==> flow/design.v <==
`timescale 1ns/10ps
module flex_counter
  #(
    parameter NUM_CNT_BITS = 4
    )
  (
   input wire 			   clk,
   input wire 			   n_rst,
   input wire 			   clear,
   input wire 			   count_enable,
   input wire [(NUM_CNT_BITS-1):0] rollover_val,
   output reg [(NUM_CNT_BITS-1):0] count_out,
   output reg 			   rollover_flag
   );
   reg [(NUM_CNT_BITS-1):0] temp_count_out;
   reg 			    temp_rollover_flag;
   always_ff @ (posedge clk, negedge n_rst)
     begin
	if (n_rst == 1'b0)  
	  begin
	     count_out <= '0;
	     rollover_flag <= 1'b0;
	  end
	else
	  begin
	     count_out <= temp_count_out;
	     rollover_flag <= temp_rollover_flag;
	  end
     end  
   always_comb				 
     begin
	temp_count_out = count_out;
	if (clear == 1'b1)
	  begin
	     temp_count_out = '0;
	  end
	else
	  begin
	     if (count_enable == 1'b1)
	       begin
		  temp_count_out = temp_count_out + 1'b1;
		  if (temp_count_out > rollover_val)
		    begin
		       temp_count_out = 1'b1;
		    end
	       end
	  end  
     end  
   always_comb				 
     begin
	temp_rollover_flag = rollover_flag;
	if (clear == 1'b1)
	  begin
	     temp_rollover_flag = 1'b0;
	  end
	else
	  begin
	     if (temp_count_out == rollover_val)
	       begin
		  temp_rollover_flag = 1'b1;
	       end
	     else
	       begin
		  temp_rollover_flag = 1'b0;
	       end
	  end  
     end  
endmodule  
module flex_pts_sr
  #(
    parameter NUM_BITS =4,
    parameter SHIFT_MSB = 1'b1
    )
   (
    input wire 		      clk, n_rst, shift_enable, load_enable,
    input wire [NUM_BITS-1:0] parallel_in,
    output reg 		      serial_out
    );
   reg [NUM_BITS-1:0] 	      parallel;
   reg [NUM_BITS-1:0] 	      parallel_nxt;
   reg 			      serial;
   reg 			      x;
   always_comb
     begin
	if(load_enable)
	  begin
	     parallel_nxt = parallel_in;
	     serial_out = parallel_nxt[NUM_BITS - 1];
	  end
	else
	  begin
	     if(shift_enable)
	       begin
		  if(SHIFT_MSB ==1 )begin
		     parallel_nxt = {parallel[NUM_BITS-2:0],1'b1};
		     serial_out = parallel[NUM_BITS-2];
		  end
		  else
		    begin
		       parallel_nxt= {1'b1,parallel[NUM_BITS-1:1]};
		       serial_out = parallel[0];
		    end
	       end
	     else
	       begin
		  parallel_nxt = parallel;
		  serial_out = 1;
	       end  
	  end
     end  
   always_ff @(posedge clk, negedge n_rst)
     begin
	if(n_rst == 0 )
	  begin
	     parallel <= '1;
	  end
	else
	  begin
	     parallel<= parallel_nxt;
	  end
     end  
   endmodule
`timescale 1ns/10ps
module flex_stp_sr
  #(
    parameter NUM_BITS = 4,
    parameter SHIFT_MSB = 1
    )
  (
   input wire clk,
   input wire n_rst,
   input wire shift_enable,
   input wire serial_in,
   output reg [(NUM_BITS-1):0] parallel_out
   );
   integer 		       i;
   always_ff @ (posedge clk, negedge n_rst)
     begin
	if (n_rst == 1'b0)
	  begin
	     for (i = 0; i < NUM_BITS; i = i + 1)
	       begin
		  parallel_out[i] <= 1;
	       end
	  end
	else
	  begin
             if (shift_enable == 1)
	       begin
		  if (SHIFT_MSB == 1)
		    begin
		       for (i = (NUM_BITS - 1); i > 0; i = i - 1)
			 begin
			    parallel_out[i] <= parallel_out[i - 1];
			 end
		       parallel_out[0] <= serial_in;
		    end
		  else
		    begin
		       for (i = 0; i < (NUM_BITS - 1); i = i + 1)
			 begin
			    parallel_out[i] <= parallel_out[i + 1];
			 end
		       parallel_out[NUM_BITS - 1] <= serial_in;
		    end
	       end  
	  end  
     end  
endmodule  
module tx_sr
  (
   input 	clk,
   input 	n_rst,
   input 	tx_enable,
   input 	load_enable,
   input [31:0] tx_data,
   output reg 	tx_out
   );
   flex_pts_sr #(32, 1) TX_SR
     (
      .clk(clk),
      .n_rst(n_rst),
      .shift_enable(tx_enable),
      .load_enable(load_enable),
      .parallel_in(tx_data),
      .serial_out(tx_out)
      );
endmodule  
module rx_sr
  (
   input 	     clk,
   input 	     n_rst,
   input 	     rx_enable,
   input wire 	     can_bus_data,
   output reg [31:0] rx_data
   );
   flex_stp_sr #(32, 1) RX_SR
     (
      .clk(clk),
      .n_rst(n_rst),
      .shift_enable(rx_enable),
      .serial_in(can_bus_data),
      .parallel_out(rx_data)
      );
endmodule  
module can_crc
  (
   input wire	     data,
   input wire	     crc_en,
   input wire	     clk,
   input wire 	     n_rst,
   output reg [14:0] crc_out
   );
   wire 	 crc_next;
   wire [14:0] 	 crc_temp;
   assign crc_temp = {crc_out[13:0],data};
   always_ff @ (posedge clk, negedge n_rst)
     begin
	if (n_rst == 1'b0)
	  begin
	     crc_out <= '0;
	  end
	else if (crc_en)
	  begin	 
	       crc_out <= crc_temp ^ 15'b0100010110011001;
	  end
     end  
endmodule  
`timescale 1ns / 10ps
module arbitration
  #(localparam [10:0] id = 11'b10101010000)
  (
   input wire clk,
   input wire n_rst,
   input wire rxd,
   input wire arbitration_start,
   output reg win,
   output reg loose 	     
   );
   reg 		     clear;
   wire     count_enable;
   reg 	[3:0]	     count_out;
   reg 		     rollover_flag;
   reg 		     tracking;
   assign count_enable = (arbitration_start && !tracking);
   flex_counter FLEX_COUNTER 
   (
    .clk(clk),
    .n_rst(n_rst),
    .clear(clear),
    .count_enable(count_enable),
    .rollover_val(4'b1010),
    .count_out(count_out),
    .rollover_flag(rollover_flag)
    );
   reg 		     winph;
   reg 		     looseph;
   reg 		     trackingph;
always_comb
  begin
     winph = win;
     looseph = loose;
     trackingph = tracking;
     clear = 0;
     if(arbitration_start)
       begin
     if(id[10-count_out] != rxd && tracking ==0)  
       begin
	  if(id[10-count_out] == 1) 
	    begin
	       trackingph = 1;
	       looseph = 1;
	       clear = 1;
	    end
	  else if(rxd == 1)
	    begin
	       trackingph = 1;
	       winph = 1;
	       clear = 1;
	    end
       end
     if(tracking ==1)
       begin
	  winph = 0;
	  looseph = 0;
	  clear = 1;
       end
       end  
     else
       begin
	  trackingph = 0;
       end  
  end
   always_ff @ (posedge clk, negedge n_rst)
     begin
	if(n_rst == 0)
	  begin
	     win <=0;
	     loose<=0;
	     tracking<=0;
	  end
	else
	  begin
	     win<=winph;
	     loose<=looseph;
	     tracking<=trackingph;
	  end  
     end  
endmodule  
`timescale 1ns / 10ps
module acceptance_filter
  (
   input wire 	clk,
   input wire 	n_rst,
   input wire 	enable,
   input wire 	rxd ,
   input [14:0] crc_calculated,
   output wire 	correct  
   );
   reg 		     clear;
   reg     count_enable;
   reg 	[3:0]	     count_out;
   reg 		     rollover_flag;
   reg 		     tracking;
   flex_counter FLEX_COUNTER 
   (
    .clk(clk),
    .n_rst(n_rst),
    .clear(clear),
    .count_enable(count_enable),
    .rollover_val(4'b1110),
    .count_out(count_out),
    .rollover_flag(rollover_flag)
    );
   reg 		     correctph;
   reg 		     trackingph;
   reg 		     correct1;
   assign correct = (count_out == 14 && correct1);
always_comb
  begin
     trackingph = tracking;
     correctph = 1;
     clear = 0;
     count_enable = 1;
     if(tracking) 
       correctph = 0;
     if(enable && tracking==0)  
       begin
	  clear = 0;
	  correctph = 1;
	  if(crc_calculated[14-count_out] !=rxd)
	    begin
	       correctph = 0;
	       trackingph =1;	       
	    end
       end
     if(!enable)
       begin
	  trackingph = 0;
	  count_enable = 0;
	  clear = 1;
       end
  end  
   always_ff @ (posedge clk, negedge n_rst)
     begin
	if(n_rst == 0)
	  begin
	     tracking<=0;
	     correct1<= 0;
	  end
	else
	  begin
	     correct1 <= correctph;
	     tracking<=trackingph;
	  end  
     end  
endmodule  
`timescale 1ns / 10ps
module can_register
  (
   input wire 	     clk,
   input wire 	     n_rst,
   input wire [31:0] command,
   input wire 	     rxd,
   output reg 	     txd, 
   output reg 	     write_fifo,
   output reg 	     read_fifo,
   output reg [31:0] send_data
   );
   typedef enum      bit [2:0] {SOF, ARBITRATION, CONTROL, DATA, CRC, ACK, EOF} stateType;
   stateType state;
   stateType next_state;
   reg [31:0] 	     rx_data;
   reg 		     rx_enable;
   reg 		     win_lose;
   reg 		     arbitration_start;
   reg 		     crc_enable;
   reg [14:0] 	     crc;
   reg 		     af_enable;
   reg 		     correct;
   reg 		     load_enable;
   reg [31:0] 	     send_data_to_tx;
    reg 		     tx_enable;
   reg [5:0] 	     num_bits;
   reg 		     clear;
   reg 		     count_enable;
   reg [5:0] 	     count_out;
   reg 		     rollover_flag;
   reg [5:0] 	     rollover_val;
 reg [31:0] send_dataph;
   reg [31:0] 	     temp_rx_data;
   wire 		     store_data;
   assign store_data = (state == CRC && count_out == 0);
   always_ff @ (negedge clk)
     begin
	if (n_rst == 1'b0)
	  begin
	     temp_rx_data <= '0;
	  end
	else
	  begin
	     if( store_data)
	       temp_rx_data   <=rx_data;
	  end  
     end  
   reg 	WRITE_CANph;
   reg 	WRITE_CAN;
   acceptance_filter ACCEPT
     (
      .clk(clk),
      .n_rst(n_rst),
      .rxd(rxd),
      .crc_calculated(crc),
      .correct(correct),
      .enable(af_enable)
      );
   wire data_for_crc;
   assign data_for_crc = (WRITE_CAN)? txd : rxd;
   can_crc CRC_module
     (
      .data(data_for_crc),
      .crc_en(crc_enable),
      .clk(clk),
      .n_rst(n_rst),
      .crc_out(crc)
      );
   flex_counter #(6) FLEX_COUNTER
   (
    .clk(clk),
    .n_rst(n_rst),
    .clear(clear),
    .count_enable(count_enable),
    .rollover_val(rollover_val),
    .count_out(count_out),
    .rollover_flag(rollover_flag)
    );
   tx_sr TX_SR
     (
      .clk(clk),
      .n_rst(n_rst),
      .tx_enable(tx_enable),
      .load_enable(load_enable),
      .tx_data(send_data_to_tx),
      .tx_out(txd)
      );
   rx_sr RX_SR
     (
      .clk(clk),
      .n_rst(n_rst),
      .rx_enable(rx_enable),
      .can_bus_data(rxd),
      .rx_data(rx_data)
      );
   arbitration ARBITRATION_module
     (
      .clk(clk),
      .n_rst(n_rst),
      .rxd(rxd),
      .arbitration_start(arbitration_start),
      .win(win),
      .loose(loose)
      );
   wire [31:0]	data_stored_commandph;
   reg 	[31:0]data_stored_command;
   reg 	      sync1; 
   reg 	      sync2;
   reg 	      sync;
   wire       sync_final;
   assign sync_final = (sync1 || sync2);
   assign data_stored_commandph = (sync2) ? command : data_stored_command;
   always_ff @ (posedge clk, negedge n_rst)
     begin
	if (n_rst == 1'b0)
	  begin
	     sync1 <= 0;
	     sync2<=0;
	     state <= SOF;
		send_data <= '0;
	     WRITE_CAN<= 1;
	  end
	else
	  begin
	     sync1<= sync;
	     sync2<= sync1;
	     send_data<= send_dataph;
	     WRITE_CAN<= WRITE_CANph;
	     state <= next_state;
	  end
     end  
   always_ff @( negedge clk)
     begin
	if(n_rst == 1'b0)
	  data_stored_command<= '1;
	else
	  data_stored_command<= data_stored_commandph;
       end
   always_comb
     begin
	next_state = state;
	case(state)
	  SOF:
	    begin
		 next_state = ARBITRATION;
	    end
	  ARBITRATION:
	    begin
	       if (count_out == 10)
		 next_state = CONTROL;
	       else
		 next_state = ARBITRATION;
	    end
	  CONTROL:
	    begin
	       if (count_out == 7)
		 next_state = DATA;
	       else
		 next_state = CONTROL;
	    end
	  DATA:
	    begin
	       if (count_out == 31)
		 next_state = CRC;
	       else
		 next_state = DATA;   
	    end
	  CRC:
	    begin
	       if (count_out == 14)
		 next_state = ACK;
	       else
		 next_state = CRC;
	    end
	  ACK:
	    begin
		 next_state = EOF;
	    end
	  EOF:
	    begin
		 next_state = SOF;
	    end
	endcase  
     end  
   always_comb
     begin
	load_enable = 1'b0;
	send_data_to_tx = '0;
	arbitration_start = 1'b0;
	clear = 1'b0;
	count_enable = 1'b0;
	rollover_val = '0;
	tx_enable = 1'b1;
	rx_enable = 1'b1;
	crc_enable = 1'b0;
	read_fifo = 1'b0;
	write_fifo = 1'b0;
	af_enable = 1'b0;
	WRITE_CANph = WRITE_CAN;
	sync = 0;
	send_dataph = send_data;
	case(state)
	  SOF:
	    begin
	       count_enable = 1'b1;
	       rollover_val = 1;
	       if (count_out == 0)
		 begin
		    load_enable = 1'b1;
		    tx_enable = 1'b1;
		    rx_enable = 1'b1;
		    count_enable = 1'b0;
		    clear = 1'b1;
		 end
	    end  
	  ARBITRATION:
	    begin
	       count_enable = 1'b1;
	       rollover_val = 10;
	       tx_enable = 1;
	       rx_enable = 1;
	       arbitration_start = 1'b1;
	       if (count_out == 0)
		 begin
		    load_enable = 1'b1;
		    tx_enable = 1'b1;
		    rx_enable = 1'b1;
		    send_data_to_tx = { 31'b0101010000000000000000000000000};
		 end
	       else if (count_out != 10)
		   begin
		      if (win)
			begin
			   count_enable = 1'b1;
			   clear = 1'b0;
			   read_fifo = 1'b1;
			   WRITE_CANph = 1;
			   sync = 1;
			end
		      else if (loose)
			begin
			   count_enable = 1'b1;
			   clear = 1'b0;
			   WRITE_CANph = 0;			   
			end
		      else
			begin
			   tx_enable = 1'b1;
			   rx_enable = 1'b1;
			   clear = 1'b0;
			end
		   end
		 else
		   begin
		      count_enable = 1'b0;
		      clear = 1'b1;
		   end
	    end  
	  CONTROL:
	    begin
		send_dataph = '0;	
	       count_enable = 1'b1;
	       rollover_val = 7;
	       if (count_out == 0)
		 begin
		    load_enable = 1'b1;
		    tx_enable = 1'b1;
		    rx_enable = 1'b1;
		    send_data_to_tx = { 31'b00100000000000000000000000000000};
		 end
	       else
		 begin
		    if (count_out != 7)
		      begin
			 tx_enable = 1'b1;
			 rx_enable = 1'b1;
			 send_data_to_tx = {31'b00100000000000000000000000000000};
		      end
		    else
		      begin
			 read_fifo = 1'b0;
			 count_enable = 1'b0;
			 clear = 1'b1;
		      end
		 end  
	    end  
	  DATA:
	    begin	  
	       count_enable = 1'b1;
	       rollover_val = 31;
	       crc_enable = 1'b1;
	        if (count_out == 0)
		 begin
		    load_enable = 1'b1;
		    tx_enable = 1'b1;
		    rx_enable = 1'b1;
		    send_data_to_tx = data_stored_command;
		 end
	       else
		 begin
		    if (count_out != 31)
		      begin
			 tx_enable = 1'b1;
			 rx_enable = 1'b1;
		      end
		    else
		      begin
			 count_enable = 1'b0;
			 clear = 1'b1;
		      end
		 end  
	    end  
	  CRC:
	    begin
	       count_enable = 1'b1;
	       rollover_val = 14;
	       send_data_to_tx = crc<<17;
	       if(count_out >= 1)
		  af_enable = 1'b1;
	       if (count_out == 0)
		 begin
		    load_enable = 1'b1;
		    tx_enable = 1'b1;
		    rx_enable = 1'b1;
		 end
	       else
		 begin
		    if (count_out != 14)
		      begin
			 tx_enable = 1'b1;
			 rx_enable = 1'b1;
		      end
		    else
		      begin
			 tx_enable = 1;
			 count_enable = 1'b0;
			 clear = 1'b1;
		      end  
		 end  
	    end  
	  ACK:
	    begin
	       af_enable = 1'b0;
	       count_enable = 1'b1;
	       rollover_val = 1;
	       if (count_out == 0)
		 begin
		    load_enable = 1'b1;
		    tx_enable = 1'b1;
		    rx_enable = 1'b1;
		    count_enable = 1'b0;
		    clear = 1'b1;
		    if (correct == 1'b1)
		      begin
			 send_data_to_tx = 8'h00000000;
			 send_dataph = temp_rx_data;
			 write_fifo = 1'b1;
		      end
		    else
		      send_data_to_tx = 8'h00;
		 end
	    end  
	  EOF:
	    begin
	       count_enable = 1'b1;
	       rollover_val = 1;
	       if (count_out == 0)
		 begin
		    load_enable = 1'b1;
		    tx_enable = 1'b1;
		    rx_enable = 1'b1;
		    send_data_to_tx = '0;
		    count_enable = 1'b0;
		    clear = 1'b1;
		 end
	    end  
	endcase  
     end  
endmodule  
module Sensor_FIFO_storage
(
	input wire write_clk,
	input wire read_clk,
	input wire n_rst,
	input wire write_command,
	input wire read_command,
	input wire [31:0] write_data,
	output reg fifo_full,
	output reg fifo_empty,
	output reg [31:0] read_data
);
reg write_enable;
reg read_enable;
reg [3:0] write_pointer;
reg [3:0] read_pointer;
logic FIFO_write;
reg read_clear, read_corner_clear;
reg write_clear, write_corner_clear;
reg [7:0][31:0] data;
flex_counter #(4) READ_COUNTER (.clk(read_clk), .n_rst(n_rst), .count_enable(read_enable), .rollover_val(4'd8), .count_out(read_pointer), .clear(read_clear | read_corner_clear));
flex_counter #(4) WRITE_COUNTER (.clk(write_clk), .n_rst(n_rst), .count_enable(write_enable), .rollover_val(4'd8), .count_out(write_pointer), .clear(write_clear | write_corner_clear));
always_comb begin
	write_enable = 0;
	if(write_command) begin
		if(!fifo_full | (fifo_full && ((write_pointer + 1) == read_pointer)))		 
			write_enable = 1;
		else
			write_enable = 0;
	end
end
always_comb begin
	read_enable = 0;
	if(read_command) begin
		if(!fifo_empty)
			read_enable = 1;
		else
			read_enable = 0;
	end
end
always_ff @(posedge write_clk) begin
	if(n_rst == 0) begin
		data[0] <= 32'h0;		 
		data[1] <= 32'h0;
		data[2] <= 32'h0;
		data[3] <= 32'h0;
		data[4] <= 32'h0;
		data[5] <= 32'h0;
		data[6] <= 32'h0;
		data[7] <= 32'h0;
	end
	else begin
		if(FIFO_write && !write_pointer[3])	 
			data[write_pointer[2:0]] <= write_data;
	end
end
always_comb begin
	fifo_empty = 0;
	read_corner_clear = 0;
	write_corner_clear = 0;
	if((read_pointer == write_pointer)) begin
		fifo_empty = 1;
		if(read_pointer != 0) begin
			read_corner_clear = 1;
			write_corner_clear = 1;
		end
	end
end
always_comb begin
	fifo_full = 0;
	if((write_pointer == 4'd8 && read_pointer == 0) || ((write_pointer + 1) == read_pointer))
		fifo_full = 1;
end
assign FIFO_write = !fifo_full;
always_comb begin
	read_clear = 0;
	write_clear = 0;
	if(write_pointer == 4'd8 && read_pointer != 4'd0)	 
		write_clear = 1;
	if(read_pointer == 4'd8)
		read_clear = 1;
end
always_comb begin
	if(fifo_empty || read_pointer[3])	 
		read_data = 0;
	else
		read_data = data[read_pointer[2:0]];
end
endmodule 
module Command_FIFO_storage
(
	input wire write_clk,
	input wire read_clk,
	input wire n_rst,
	input wire write_command,
	input wire read_command,
	input wire [31:0] write_data,
	output reg fifo_full,
	output reg fifo_empty,
	output reg [31:0] read_data
);
reg write_enable;
reg read_enable;
reg [3:0] write_pointer;
reg [3:0] read_pointer;
logic FIFO_write;
reg read_clear, read_corner_clear;
reg write_clear, write_corner_clear;
reg [7:0][31:0] data;
flex_counter #(4) READ_COUNTER (.clk(read_clk), .n_rst(n_rst), .count_enable(read_enable), .rollover_val(4'd8), .count_out(read_pointer), .clear(read_clear | read_corner_clear));
flex_counter #(4) WRITE_COUNTER (.clk(write_clk), .n_rst(n_rst), .count_enable(write_enable), .rollover_val(4'd8), .count_out(write_pointer), .clear(write_clear | write_corner_clear));
always_comb begin
	write_enable = 0;
	if(write_command) begin
		if(!fifo_full | (fifo_full && ((write_pointer + 1) == read_pointer)))	 
			write_enable = 1;
		else
			write_enable = 0;
	end
end
always_comb begin
	read_enable = 0;
	if(read_command) begin
		if(!fifo_empty)
			read_enable = 1;
		else
			read_enable = 0;
	end
end
always_ff @(posedge write_clk) begin
	if(n_rst == 0) begin		 
		data[0] <= 32'h0;
		data[1] <= 32'h0;
		data[2] <= 32'h0;
		data[3] <= 32'h0;
		data[4] <= 32'h0;
		data[5] <= 32'h0;
		data[6] <= 32'h0;
		data[7] <= 32'h0;
	end
	else begin	
		if(FIFO_write && !write_pointer[3])	 
			data[write_pointer[2:0]] <= write_data;
	end
end
always_comb begin
	fifo_empty = 0;
	read_corner_clear = 0;
	write_corner_clear = 0;
	if((read_pointer == write_pointer)) begin
		fifo_empty = 1;
		if(read_pointer != 0) begin
			read_corner_clear = 1;
			write_corner_clear = 1;
		end
	end
end
always_comb begin
	fifo_full = 0;
	if((write_pointer == 4'd8 && read_pointer == 0) || ((write_pointer + 1) == read_pointer))
		fifo_full = 1;
end
assign FIFO_write = !fifo_full;
always_comb begin
	read_clear = 0;
	write_clear = 0;
	if(write_pointer == 4'd8 && read_pointer != 4'd0)	 
		write_clear = 1;
	if(read_pointer == 4'd8)
		read_clear = 1;
end
always_comb begin
	if(fifo_empty || read_pointer[3])	 
		read_data = 0;
	else
		read_data = data[read_pointer[2:0]];
end
endmodule 
module Control_Unit
(
	input clk, n_rst,
	input logic [15:0] command_data, address,
	input logic renable, wenable,
	input logic [2:0] data_size, burst_size,
	output logic [31:0] sensor_data,
	output logic slave_wait,
	input logic sensor_fifo_full, sensor_fifo_empty,
	output logic sensor_read, sensor_write,
	input logic command_fifo_full, command_fifo_empty,
	output logic command_read, command_write,
	input logic [31:0] command_rdata, sensor_rdata,
	output logic [31:0] command_wdata, sensor_wdata,
	input logic [31:0] rx_data,
	input logic read_fifo,
	input logic write_fifo,
	output logic [31:0] tx_data
);
localparam CAN_BUS_READY = 1'b1;
localparam CAN_BUS_BUSY = 1'b0;
typedef enum bit [3:0] {IDLE, CHECK_SENSOR_FIFO, CHECK_COMMAND_FIFO, READ_SENSOR, WRITE_SENSOR, READ_COMMAND, WRITE_COMMAND, NO_SENSOR_DATA, NO_COMMAND_DATA, COMMAND_FULL, WAIT_STATE} stateType;
stateType state, next_state, current, next;
always_ff @ (posedge clk, negedge n_rst) begin
	if(n_rst == 1'b0) begin
		state <= IDLE;
		current <= IDLE;
	end
	else begin
		current <= next;
		state <= next_state;
	end
end
always_comb begin
	tx_data = 32'hFFFFFFFF;
	command_read = 0;
	command_write = 0;
	sensor_read = 0;
	sensor_write = 0;
	sensor_data = 32'h0;
	slave_wait = 1;
	command_wdata = 32'h0;
	sensor_wdata = 32'h0;
	next_state = state;
	next = current;
	case(state) 
		IDLE: begin
			if(write_fifo)
				next_state = WRITE_SENSOR;
			else if(read_fifo)
				next_state = CHECK_COMMAND_FIFO;
			else begin
				next_state = IDLE;
				slave_wait = 1;
			end
		end
		CHECK_COMMAND_FIFO: begin
			slave_wait = 0;
			if(command_fifo_empty)
				next_state = NO_COMMAND_DATA;
			else
				next_state = READ_COMMAND;
		end
		NO_COMMAND_DATA: begin
			next_state = IDLE;
			command_read = 0;
			slave_wait = 0;
		end
		READ_COMMAND: begin
			command_read = 1;
			tx_data = command_rdata;
			next_state = WAIT_STATE;
		end
		WRITE_SENSOR: begin
			sensor_write = 1;
			sensor_wdata = rx_data;
			next_state = WAIT_STATE;
		end
		WAIT_STATE: begin
			if(!read_fifo)
				next_state = IDLE;
			else
				next_state = WAIT_STATE;
			slave_wait = 0;
		end
	endcase
	case(current)
		IDLE: begin
			slave_wait = 0;
			if(wenable)
				next = CHECK_COMMAND_FIFO;
			else if(renable)
				next = CHECK_SENSOR_FIFO;
			else
				next = IDLE;
		end
		CHECK_COMMAND_FIFO: begin
			if(command_fifo_full) begin
				slave_wait = 1;
				next = COMMAND_FULL;
			end
			else
				next = WRITE_COMMAND;
		end
		CHECK_SENSOR_FIFO: begin
			if(sensor_fifo_empty) begin
				slave_wait = 1;
				next = NO_SENSOR_DATA;
			end
			else 
				next = READ_SENSOR;
		end
		COMMAND_FULL: begin
			command_write = 0;
			slave_wait = 1;
			if(renable)
				next = CHECK_SENSOR_FIFO;
			else
				next = IDLE;
		end
		WRITE_COMMAND: begin
			command_write = 1;
			command_wdata = {address, command_data};
			if(renable)
				next = CHECK_SENSOR_FIFO;
			else
				next = IDLE;
			slave_wait = 1;
		end
		NO_SENSOR_DATA: begin
			sensor_read = 0;
			slave_wait = 1;
			if(wenable)
				next = CHECK_COMMAND_FIFO;
			else
				next = IDLE;
		end
		READ_SENSOR: begin
			sensor_read = 1;
			slave_wait = 1;
			sensor_data = sensor_rdata;
			if(wenable)
				next = CHECK_COMMAND_FIFO;
			else
				next = IDLE;
		end	
	endcase
end
endmodule 
module AHB_Slave
#(
	parameter BASE_ADDRESS = 32'h0,
	parameter NUMBER_OF_ADDRESSES = 32		 
)
(
	input logic HCLK, HRESETn, HWRITE, HSEL,
	input logic [31:0] HADDR, HWDATA,
	input logic [1:0] HTRANS,
	input logic [2:0] HBURST, HSIZE,
	output logic [31:0] HRDATA,
	output logic HRESP, HREADYOUT,
	input logic [31:0] sensor_data,
	input logic slave_wait,
	output logic [15:0] command_data, address,
	output logic renable, wenable,
	output logic [2:0] data_size, burst_size
);
localparam ADDRESS_MAX = BASE_ADDRESS + NUMBER_OF_ADDRESSES - 1;
localparam IDLE_TRANS = 2'b00;		 
localparam BUSY_TRANS = 2'b01;		 
localparam NONSEQ_TRANS = 2'b10;	 
localparam SEQ_TRANS = 2'b11;		 
localparam SINGLE_BURST = 3'b000;
localparam INCR_BURST = 3'b001;
localparam WRAP4_BURST = 3'b010;
localparam INCR4_BURST = 3'b011;
localparam WRAP8_BURST = 3'b100;
localparam INCR8_BURST = 3'b101;
localparam WRAP16_BURST = 3'b110;
localparam INCR16_BURST = 3'b111;
localparam SLAVE_OKAY = 1'b0;
localparam SLAVE_ERROR = 1'b1;
localparam SLAVE_READY = 1'b1;
localparam SLAVE_NOTREADY = 1'b0;
typedef enum bit [2:0] {IDLE, READ, WRITE, FIRST_ERROR, SECOND_ERROR} stateType;
stateType state, next_state;
logic [4:0] burst_counter;  
always_ff @ (posedge HCLK, negedge HRESETn) begin
	if(HRESETn == 0) begin
		state <= IDLE;
		burst_counter <= 0;
	end
	else begin
		state <= next_state;
		if(HTRANS == NONSEQ_TRANS)	 
			burst_counter <= 1;
		else if(HTRANS == SEQ_TRANS)
			burst_counter <= burst_counter + 1;
		else
			burst_counter <= burst_counter;
	end
end
always_comb begin
	next_state = state;
	case(state)
		IDLE: begin		 
			if(HSEL) begin
				if((HADDR[14:0] > ADDRESS_MAX) || (HTRANS != NONSEQ_TRANS))
					next_state = FIRST_ERROR;
				else if(HWRITE)
					next_state = WRITE;
				else 
					next_state = READ;
			end
			else
				next_state = IDLE;
		end
		READ: begin
			if(HTRANS == BUSY_TRANS)		 
				next_state = READ;
			else if(HSEL) begin
				if(HADDR[14:0] > ADDRESS_MAX)
					next_state = FIRST_ERROR;
				else if(HSEL && HWRITE && HTRANS == NONSEQ_TRANS)
					next_state = WRITE;
				else if(HSEL && ~HWRITE)
					next_state = READ;
				else
					next_state = FIRST_ERROR;
			end
			else
				next_state = IDLE;
		end
		WRITE: begin			 
			if(HTRANS == BUSY_TRANS)
				next_state = WRITE;
			else if(HSEL) begin
				if(HADDR[14:0] > ADDRESS_MAX)
					next_state = FIRST_ERROR;
				else if(HSEL && ~HWRITE && HTRANS == NONSEQ_TRANS)
					next_state = READ;
				else if(HSEL && HWRITE)
					next_state = WRITE;
				else
					next_state = FIRST_ERROR;
			end
			else
				next_state = IDLE;
		end
		FIRST_ERROR: begin			 
			next_state = SECOND_ERROR;
		end
		SECOND_ERROR: begin
			next_state = IDLE;
		end
	endcase
end
assign HRESP = ((state == FIRST_ERROR) || (state == SECOND_ERROR))? SLAVE_ERROR : SLAVE_OKAY;
assign HRDATA = sensor_data;
assign command_data = HWDATA[15:0];
assign HREADYOUT = ((state == FIRST_ERROR)? 1'b0 : ((state == SECOND_ERROR)? 1'b0 : ~slave_wait));
assign address = {HADDR[31], HADDR[14:0]};
assign burst_size = HBURST;
assign data_size = HSIZE;
assign renable = (state == READ && HTRANS != BUSY_TRANS);
assign wenable = (state == WRITE && HTRANS != BUSY_TRANS);
endmodule 
module AHB2CAN_top
(
	input logic HCLK, HRESETn, HWRITE, HSEL,
	input logic [31:0] HADDR, HWDATA,
	input logic [1:0] HTRANS,
	input logic [2:0] HBURST, HSIZE,
	output logic [31:0] HRDATA,
	output logic HRESP, HREADYOUT,
	input logic rx_data,
	output logic tx_data
);
reg [31:0] sensor_data;
reg [15:0] address, command_data;
reg slave_wait, renable, wenable;
reg [2:0] data_size, burst_size;
reg sensor_fifo_full, sensor_fifo_empty, sensor_read, sensor_write, command_fifo_full, command_fifo_empty, command_read, command_write;
reg [31:0] command_rdata, sensor_rdata, command_wdata, sensor_wdata;
reg read_fifo, write_fifo;
reg [31:0] CAN_rx_data, CAN_tx_data;
AHB_Slave AHBS (.HCLK(HCLK), 
		.HRESETn(HRESETn), 
		.HWRITE(HWRITE),
		.HSEL(HSEL),
		.HADDR(HADDR),
		.HWDATA(HWDATA),
		.HTRANS(HTRANS),
		.HBURST(HBURST),
		.HSIZE(HSIZE),
		.HRDATA(HRDATA),
		.HRESP(HRESP),
		.HREADYOUT(HREADYOUT),
		.sensor_data(sensor_data),
		.address(address),
		.command_data(command_data),
		.slave_wait(slave_wait),
		.renable(renable),
		.wenable(wenable),
		.data_size(data_size),
		.burst_size(burst_size)
);
Control_Unit CU(.clk(HCLK),
		.n_rst(HRESETn),
		.command_data(command_data),
		.address(address),
		.renable(renable),
		.wenable(wenable),
		.data_size(data_size),
		.burst_size(burst_size),
		.sensor_data(sensor_data),
		.slave_wait(slave_wait),
		.sensor_fifo_full(sensor_fifo_full),
		.sensor_fifo_empty(sensor_fifo_empty),
		.command_fifo_full(command_fifo_full),
		.command_fifo_empty(command_fifo_empty),
		.sensor_read(sensor_read),
		.sensor_write(sensor_write),
		.command_read(command_read),
		.command_write(command_write),
		.command_rdata(command_rdata),
		.command_wdata(command_wdata),
		.sensor_rdata(sensor_rdata),
		.sensor_wdata(sensor_wdata),
		.rx_data(CAN_rx_data),
		.read_fifo(read_fifo),
		.write_fifo(write_fifo),
		.tx_data(CAN_tx_data)
);
Sensor_FIFO_storage SFIFO      (.write_clk(HCLK),
				.read_clk(HCLK),
				.n_rst(HRESETn),
				.write_command(sensor_write),
				.read_command(sensor_read),
				.write_data(sensor_wdata),
				.fifo_full(sensor_fifo_full),
				.fifo_empty(sensor_fifo_empty),
				.read_data(sensor_rdata)
);
Command_FIFO_storage CFIFO     (.write_clk(HCLK),
				.read_clk(HCLK),
				.n_rst(HRESETn),
				.write_command(command_write),
				.read_command(command_read),
				.write_data(command_wdata),
				.fifo_full(command_fifo_full),
				.fifo_empty(command_fifo_empty),
				.read_data(command_rdata)
);
can_register CANbus    (.clk(HCLK),
			.n_rst(HRESETn),
			.command(CAN_tx_data),
			.rxd(rx_data),
			.txd(tx_data),
			.write_fifo(write_fifo),
			.read_fifo(read_fifo),
			.send_data(CAN_rx_data)
);
endmodule 		 
# --- Tool chain data of AHB2CAN_top ---
# The steps from the RTL of AHB2CAN_top to its reports follow in flow order.
# Lines are those of the file above, counted from 1.
# Operators carry their Yosys type and port widths (W data, S select, Z words).
# Cell names lack the library's common part.
inputs:
  top_module: "AHB2CAN_top"
  clock_port: "HCLK"
  cell_library: "sky130hd"
  corner: "tt_025C_1v80"

# --- Elaborated design ---
# Counts by Yosys on the flattened word-level netlist (proc, flatten, opt, wreduce; memories kept). Register bits leave out memories and registers merged into their read ports (data or address). Print and check cells are left out.
word_totals:
  reg_bits: 738
  wordCells: 381
  output_inout_bits: 35
classes:
  add_sub_neg: 13
  reduce_logical: 67
  cmp: 9
  equal: 52
  n_shift: 8
  mux: 156
  bitwise: 18
op_table:
  columns: ["operator", "n"]
  rows:
  - ["$and A256 B256 Y256", 2]
  - ["$or A256 B256 Y256", 2]
  - ["$shiftx A256 B9 Y32", 2]
  - ["$not A256 Y256", 2]
  - ["$shift A32 B33 Y256", 2]
  - ["$shift A32 B33 Y256 const A", 2]
  - ["$mux W32", 10]
  - ["$pmux W32 S4", 1]
  - ["$mux W4", 23]
  - ["$mux W1", 90]
  - ["$neg A8 Y33", 2]
  - ["$eq A32 B4 Y1", 2]
  - ["$pmux W32 S2", 1]
  - ["$mux W30", 2]
  - ["$pmux W4 S5", 2]
  - ["$mux W3", 12]
  - ["$eq A4 B4 Y1 const B", 8]
  - ["$mux W31", 1]
  - ["$pmux W5 S5", 1]
  - ["$add A4 B1 Y4 const B", 6]
  - ["$gt A4 B4 Y1 const B", 6]
  - ["$reduce_bool A2 Y1", 11]
  - ["$pmux W3 S7", 1]
  - ["$logic_and A1 B1 Y1", 19]
  - ["$mux W6", 3]
  - ["$eq A4 B3 Y1 const B", 4]
  - ["$logic_not A4 Y1", 4]
  - ["$gt A15 B5 Y1 const B", 1]
# Other operator kinds: 46; their cells: 101.

# --- Logic depth ---
# Depth = most cells in a row (Yosys ltp): at word level without a register or memory, in the mapped netlist without a sequential cell, where the memories' decode and read muxes count.
logic_depth:
  word_depth: 10
  abc_area: 1
  ltp_mapped: 19
  ltp_nobuf: 14

# --- Synthesis result ---
# Yosys stat after the flow's synthesis: flattened, memories mapped to cells. It holds for the ABC_AREA given above (unset counts as 0); a run with the other value may have another netlist.
synth_totals:
  flip_flops: 749
  mapped_cells: 6729
  synth_area_um2: 42577.1
  seq_area_um2: 15945.3
by_type:
  columns: ["type", "n", "area_total_um2"]
  rows:
  - ["dfxtp_1", 576, 1.15E+04]
  - ["nand2_1", 1835, 6.89E+03]
  - ["a21oi_1", 890, 4.45E+03]
  - ["nor2_1", 939, 3524.63]
  - ["dfrtp_1", 105, 2627.52]
  - ["nand3_1", 460, 2.3E+03]
  - ["o21ai_0", 371, 1.86E+03]
  - ["dfstp_2", 68, 1.79E+03]
  - ["inv_1", 417, 1.57E+03]
  - ["clkbuf_1", 358, 1.34E+03]
  - ["nand4_1", 79, 494.224]
  - ["buf_2", 97, 485.466]
  - ["ha_1", 33, 412.896]
  - ["nor4_1", 64, 400.384]
  - ["buf_4", 44, 330.317]
  - ["a32o_1", 32, 320.307]
  - ["a21boi_0", 35, 262.752]
  - ["o31ai_1", 35, 262.752]
# Not listed: further types 31, cells in them 291.

AHB2CAN_top through Yosys and OpenROAD on sky130hd: 2 stored runs, unordered, with their settings and measured results. The constraints put input and output delay at 20% of the set period each and load the outputs with 0.01 pF.

--- run 1 ---
==> flow/run.sh <==
#!/bin/bash
# the make line also repeats the synthesis and layout settings of config.mk as NAME=value (left out here)
make -C /OpenROAD-flow-scripts/flow DESIGN_CONFIG=/design/flow/config.mk WORK_HOME=/design/flow/orfs CLKGATE_MAP_FILE= finish
==> flow/config.mk <==
export PLATFORM = sky130hd
export DESIGN_NAME = AHB2CAN_top
export DESIGN_NICKNAME = AHB2CAN_top
export VERILOG_FILES = /design/flow/design.v
export SDC_FILE = /design/flow/constraint.sdc
export NUM_CORES = 4
export LEC_CHECK = 0
export ABC_AREA = 1
export CAP_MARGIN = 20
export CELL_PAD_IN_SITES_DETAIL_PLACEMENT = 2
export CELL_PAD_IN_SITES_GLOBAL_PLACEMENT = 1
export CORE_MARGIN = 3
export CORE_UTILIZATION = 50
export CTS_CLUSTER_SIZE = 71
export MAX_ROUTING_LAYER = met4
export MIN_ROUTING_LAYER = met2
export PLACE_DENSITY_LB_ADDON = 0.14
export SLEW_MARGIN = 20
==> flow/constraint.sdc <==
create_clock -name core_clock -period 5.15 [get_ports {HCLK}]
set_input_delay 1.0300 -clock core_clock [delete_from_list [all_inputs] [get_ports {HCLK}]]
set_output_delay 1.0300 -clock core_clock [all_outputs]
set_load 0.01 [all_outputs]

==> results, as YAML <==
outcome: "incomplete, placement halted on DPL-0033"

--- run 2 ---
==> flow/run.sh <==
#!/bin/bash
# the make line also repeats the synthesis and layout settings of config.mk as NAME=value (left out here)
make -C /OpenROAD-flow-scripts/flow DESIGN_CONFIG=/design/flow/config.mk WORK_HOME=/design/flow/orfs CLKGATE_MAP_FILE= finish
==> flow/config.mk <==
export PLATFORM = sky130hd
export DESIGN_NAME = AHB2CAN_top
export DESIGN_NICKNAME = AHB2CAN_top
export VERILOG_FILES = /design/flow/design.v
export SDC_FILE = /design/flow/constraint.sdc
export NUM_CORES = 4
export LEC_CHECK = 0
export CAP_MARGIN = 20
export CELL_PAD_IN_SITES_DETAIL_PLACEMENT = 2
export CORE_MARGIN = 2
export CORE_UTILIZATION = 33
export GPL_ROUTABILITY_DRIVEN = 0
export MIN_ROUTING_LAYER = met2
export SETUP_SLACK_MARGIN = 2.09
export SLEW_MARGIN = 20
export TNS_END_PERCENT = 35
==> flow/constraint.sdc <==
create_clock -name core_clock -period 8.06 [get_ports {HCLK}]
set_input_delay 1.6120 -clock core_clock [delete_from_list [all_inputs] [get_ports {HCLK}]]
set_output_delay 1.6120 -clock core_clock [all_outputs]
set_load 0.01 [all_outputs]

==> results, as YAML <==
results:
  layout_utilization_pct: 38.9
  die_area_um2: 96755.2
  layout_stdcell_area_um2: 36332.3
  fin_ws_ps: 964
  synth_chip_area_um2: 31113.6
  tns_ps: 0
  timing.hold.ws_ps: 348
